==> flow/design.v <==
`timescale 1ns/100ps
module mult_stage( input clock, reset, start, nuke, 
		   input [63:0] product_in, mplier_in, mcand_in,
		   output logic done,
		   output logic [63:0] product_out, mplier_out, mcand_out
		  );
	logic [63:0] prod_in_reg, partial_prod_reg;
	logic [63:0] partial_product, next_mplier, next_mcand;
	assign product_out = prod_in_reg + partial_prod_reg;
	assign partial_product = mplier_in[7:0] * mcand_in;
	assign next_mplier = {8'b0,mplier_in[63:8]};
	assign next_mcand = {mcand_in[55:0],8'b0};
	always_ff @(posedge clock) begin
		prod_in_reg      <= product_in;
		partial_prod_reg <= partial_product;
		mplier_out       <= next_mplier;
		mcand_out        <= next_mcand;
	end
	always_ff @(posedge clock) begin
		if(reset)
			done <= 1'b0;
		else if(nuke)
			done <= 1'b0;
		else
			done <= start;
	end
endmodule
`timescale 1ns/100ps
module mult(	input clock, reset, nuke, 
		input [63:0] mcand, mplier,
		input start,
		output [63:0] product,
		output done
	   );
  	logic [63:0] mcand_out, mplier_out;
  	logic [(7*64)-1:0] internal_products, internal_mcands, internal_mpliers;
  	logic [6:0] internal_dones;
	mult_stage mstage [7:0]  (
		.clock(clock),
		.reset(reset),
		.nuke(nuke), 
		.product_in({internal_products,64'h0}),
		.mplier_in({internal_mpliers,mplier}),
		.mcand_in({internal_mcands,mcand}),
		.start({internal_dones,start}),
		.product_out({product,internal_products}),
		.mplier_out({mplier_out,internal_mpliers}),
		.mcand_out({mcand_out,internal_mcands}),
		.done({done,internal_dones})
	);
endmodule
* Step by step through the tools: mult
Tool output for the design above, in the order of the flow. Line numbers count from 1 in the design file above. Cell names lack the library's common part. The mark n/a stands for no value.
Design: top module mult, clock port clock, library sky130hd, timing corner tt_025C_1v80

* Elaborated design
Counts by Yosys on the flattened word-level netlist (proc, flatten, opt, wreduce; memories kept). Register bits leave out memories and registers merged into their read ports (data or address); mux counts leave out enables and synchronous resets folded into registers. Print and check cells are left out. Cells with the same type and inputs are merged into one.
Bit counts: register bits after elaboration 1192, input port bits 132, output and inout port bits 65, cells after elaboration 53
Operators by class: add/subtract/negate cells 7, multipliers 8, reductions and logical operators 1
Operator list (count):
- 8-bit by 64-bit multiplier with 64-bit output | 1
- 64-bit adder | 7
- 8-bit by 56-bit multiplier with 56-bit output | 1
- 8-bit by 48-bit multiplier with 48-bit output | 1
- 8-bit by 40-bit multiplier with 40-bit output | 1
- 8-bit by 32-bit multiplier with 32-bit output | 1
- 8-bit by 24-bit multiplier with 24-bit output | 1
- 8-bit by 16-bit multiplier with 16-bit output | 1
- 8-bit by 8-bit multiplier with 8-bit output | 1
- 2-bit OR reduction | 1

* Logic depth
Depth = most cells in a row (Yosys ltp): at word level without a register or memory, in the mapped netlist without a sequential cell, where the memories' decode and read muxes count.
Depth: word-level depth 1, ABC_AREA 0, mapped depth 23, mapped depth without buffers 21

* Mapped cells and area
The flow's flattened synthesis, as Yosys stat reports it; memories are mapped. The netlist is that of the ABC_AREA named above (0 if unset); the other value can give another one.
Mapped netlist: cells in the netlist 9442, chip area (Yosys) 94169.1 um^2, sequential part of the area 23862.9 um^2, mapped flip-flops 1192, buffer cells 289
Cells by type:
- fa_1 | count 1447, total area 2.9E+04 um^2
- dfxtp_1 | count 1192, total area 2.39E+04 um^2
- and2_1 | count 1505, total area 9415.28 um^2
- ha_1 | count 569, total area 7.12E+03 um^2
- inv_1 | count 1262, total area 4.74E+03 um^2
- xnor2_1 | count 401, total area 3.51E+03 um^2
- nand2_1 | count 768, total area 2.88E+03 um^2
- a21oi_1 | count 381, total area 1.91E+03 um^2
- a21o_1 | count 232, total area 1741.67 um^2
- xor2_1 | count 129, total area 1.13E+03 um^2
- o21ai_0 | count 222, total area 1.11E+03 um^2
- nor2_1 | count 251, total area 942.154 um^2
- clkbuf_1 | count 232, total area 870.835 um^2
- o21a_1 | count 67, total area 502.982 um^2
- o21bai_1 | count 61, total area 457.939 um^2
- nand3_1 | count 90, total area 450.432 um^2
- buf_4 | count 56, total area 420.403 um^2
- nand2b_1 | count 66, total area 412.896 um^2
Other cell types: 61; their cells: 511. By module: a second synthesis without flattening, with its own total; a netlist apart from the flattened one above.
Unflattened totals: cell total of the unflattened synthesis 19361, area total of the unflattened synthesis 184750.9 um^2
Rows give one instance, submodules left out.
Modules:
- mult_stage | instances 8, cells 2420, area 23093.4 um^2, sequential area 4824.6 um^2
- mult | instances 1, cells 1, area 3.8 um^2, sequential area 0.0 um^2

* Worst setup path after synthesis
Source: OpenSTA report_checks on the synthesized netlist (no wires, ideal clock, input and output delay 20% of the period each), path of least setup slack; recovery checks are left aside. Register names are those of the netlist, which keeps one name where synthesis merged equal registers.
Path post-synthesis: kind input port to flip-flop, start in mplier[5], end reg mstage[0].partial_prod_reg[48], clock period 7.0 ns, input delay 1.400 ns, setup time 0.125 ns, time at the first pin 1.400 ns, arrival time 6.360 ns, data required time 6.875 ns, path slack 0.516 ns, delay of the path 5.085 ns, stages on the path 22, path buffers 2, synthesis period reached 6.484 ns
"delay of the path" is the arrival time less input delay plus setup time. "stages on the path": output pins that drive a net of the path, with the launching flip-flop's if there is one; two outputs of one cell count as two. "synthesis period reached" = period - worst setup slack (recovery checks aside). The figure is calculated, with input and output delays left at 20% of the set period. The rows between start and end are the longest chain of elaborated cells between them; the timing report does not say that the signal goes this way. Where chains are equally long, one stands for them. Each line given opens the expression or statement behind the cell; cells for indexed reads and writes are added by Yosys, which also makes memories of some case tables.
On the way, post-synthesis: path through clkbuf_1 > clkbuf_1 > nand2_1 > fa_1 > inv_1 > fa_1 > fa_1 > inv_1 > fa_1 > inv_1 > ha_1 > a2111oi_0 > o21ai_0 > a32oi_1 > o21ai_0 > a21oi_1 > o21ai_0 > o21ai_0 > o41a_1 > o21ai_0 > a21oi_1 > xnor2_1, length of the longest elaborated chain 1, elaborated cells between the ends (all ways) 1, source lines of those cells 1, classes of those cells mul: 1
RTL lines, path post-synthesis:
- from (decl) | line 30 | input [63:0] mcand, mplier,
- 8-bit by 64-bit multiplier with 64-bit output | line 10
- to (assign) | line 15
- to (decl) | line 7 | logic [63:0] prod_in_reg, partial_prod_reg;

* Path in the finished layout
From the final timing report of flow run A: the path of least setup slack in the routed layout; clock arrival at registers is part of the times.
Path post-layout: kind input port to flip-flop, start in mplier[7], end reg mstage[0].partial_prod_reg[63], clock period 4.87 ns, input delay 0.97 ns, setup time 0.11 ns, time at the first pin 0.97 ns, arrival time 6.65 ns, data required time 5.65 ns, path slack -1.00 ns, stages on the path 23, path buffers 4
The rows between start and end are the longest chain of elaborated cells between them; the timing report does not say that the signal goes this way. Where chains are equally long, one stands for them.
On the way, post-layout: path through buf_8 > clkbuf_16 > clkbuf_16 > and2_4 > fa_1 > fa_1 > fa_1 > inv_1 > fa_1 > inv_2 > ha_4 > a21o_1 > or3_4 > o2111ai_4 > o211ai_1 > buf_4 > a21oi_4 > nor4_4 > o21ai_2 > nand2_2 > a221o_2 > a31oi_4 > xnor2_4, length of the longest elaborated chain 1, elaborated cells between the ends (all ways) 1, source lines of those cells 1, classes of those cells mul: 1
RTL lines, path post-layout:
- from (decl) | line 30 | input [63:0] mcand, mplier,
- 8-bit by 64-bit multiplier with 64-bit output | line 10
- to (assign) | line 15
- to (decl) | line 7 | logic [63:0] prod_in_reg, partial_prod_reg;

FLOW RESULTS
============

Design mult on sky130hd. What follows are 5 stored runs of the flow, each under its own settings; their order means nothing. The constraints put input and output delay at 20% of the set period each and load the outputs with 0.01 pF.
By "period reached" is meant the clock period of the run minus its worst setup slack. This is arithmetic on one report: input and output delays are still those of the set period (20% each).
By "time on the worst setup path" is meant the share of the clock period that the worst setup path is allowed (20% is reserved at inputs, 20% at outputs), minus its slack. Clock arrival times at its registers enter into it.

* Flow run A | settings: ABC_AREA 0; CAP_MARGIN 35; CORE_ASPECT_RATIO 1.63; CORE_MARGIN 7; CORE_UTILIZATION 18; CTS_CLUSTER_SIZE 16; GPL_ROUTABILITY_DRIVEN 0; GPL_TIMING_DRIVEN 0; MIN_ROUTING_LAYER met2; PLACE_DENSITY 0.39; SETUP_SLACK_MARGIN 0.13; period_ns 4.87; SLEW_MARGIN 20 | results: post-layout utilization 0.224; time on the worst setup path 4.90 ns; type of the worst setup path input port to flip-flop; period reached 5.870 ns; worst setup slack after layout -1.000 ns; final worst hold slack 0.251 ns; synthesis area 94,169.1 um^2; overall die area 544,215.0 um^2; setup TNS -50.922 ns
* Flow run B | settings: ABC_AREA 0; CAP_MARGIN 0; CELL_PAD_IN_SITES_DETAIL_PLACEMENT 1; CORE_ASPECT_RATIO 0.54; CORE_MARGIN 7; CORE_UTILIZATION 18; CTS_CLUSTER_DIAMETER 263; CTS_CLUSTER_SIZE 19; GPL_ROUTABILITY_DRIVEN 1; GPL_TIMING_DRIVEN 0; HOLD_SLACK_MARGIN 0.25; MIN_ROUTING_LAYER met2; PLACE_DENSITY 0.37; SETUP_SLACK_MARGIN 0.16; TNS_END_PERCENT 80; period_ns 10.3; SLEW_MARGIN 20 | results: post-layout utilization 0.207; time on the worst setup path 7.70 ns; type of the worst setup path input port to flip-flop; period reached 9.764 ns; worst setup slack after layout 0.536 ns; final worst hold slack 0.239 ns; synthesis area 94,169.1 um^2; overall die area 544,579.0 um^2; setup TNS 0.000 ns
* Flow run C | settings: ABC_AREA 0; CELL_PAD_IN_SITES_GLOBAL_PLACEMENT 1; CORE_UTILIZATION 40; CTS_CLUSTER_DIAMETER 156; CTS_CLUSTER_SIZE 69; GPL_ROUTABILITY_DRIVEN 1; HOLD_SLACK_MARGIN 0.24; PLACE_DENSITY 0.79; TNS_END_PERCENT 100; period_ns 4.99; CAP_MARGIN 20; CORE_MARGIN 2; SLEW_MARGIN 20 | results: post-layout utilization 0.485; time on the worst setup path 5.63 ns; type of the worst setup path flip-flop to flip-flop; period reached 5.628 ns; worst setup slack after layout -0.638 ns; final worst hold slack 0.280 ns; synthesis area 94,169.1 um^2; overall die area 239,322.0 um^2; setup TNS -17.893 ns
* Flow run D | settings: ABC_AREA 0; CELL_PAD_IN_SITES_GLOBAL_PLACEMENT 1; CORE_UTILIZATION 40; CTS_CLUSTER_SIZE 69; GPL_ROUTABILITY_DRIVEN 1; HOLD_SLACK_MARGIN 0.07; PLACE_DENSITY 0.79; TNS_END_PERCENT 95; period_ns 4.99; CAP_MARGIN 20; CORE_MARGIN 2; SLEW_MARGIN 20 | results: post-layout utilization 0.501; time on the worst setup path 5.52 ns; type of the worst setup path flip-flop to flip-flop; period reached 5.523 ns; worst setup slack after layout -0.533 ns; final worst hold slack 0.299 ns; synthesis area 94,169.1 um^2; overall die area 239,322.0 um^2; setup TNS -13.738 ns
* Flow run E | settings: ABC_AREA 1; CORE_UTILIZATION 40; CTS_CLUSTER_SIZE 69; GPL_ROUTABILITY_DRIVEN 0; PLACE_DENSITY 0.79; period_ns 9.21; CAP_MARGIN 20; CORE_MARGIN 2; SLEW_MARGIN 20 | results: post-layout utilization 0.435; time on the worst setup path 4.24 ns; type of the worst setup path input port to flip-flop; period reached 6.078 ns; worst setup slack after layout 3.132 ns; final worst hold slack 0.284 ns; synthesis area 111,219.2 um^2; overall die area 282,280.0 um^2; setup TNS 0.000 ns
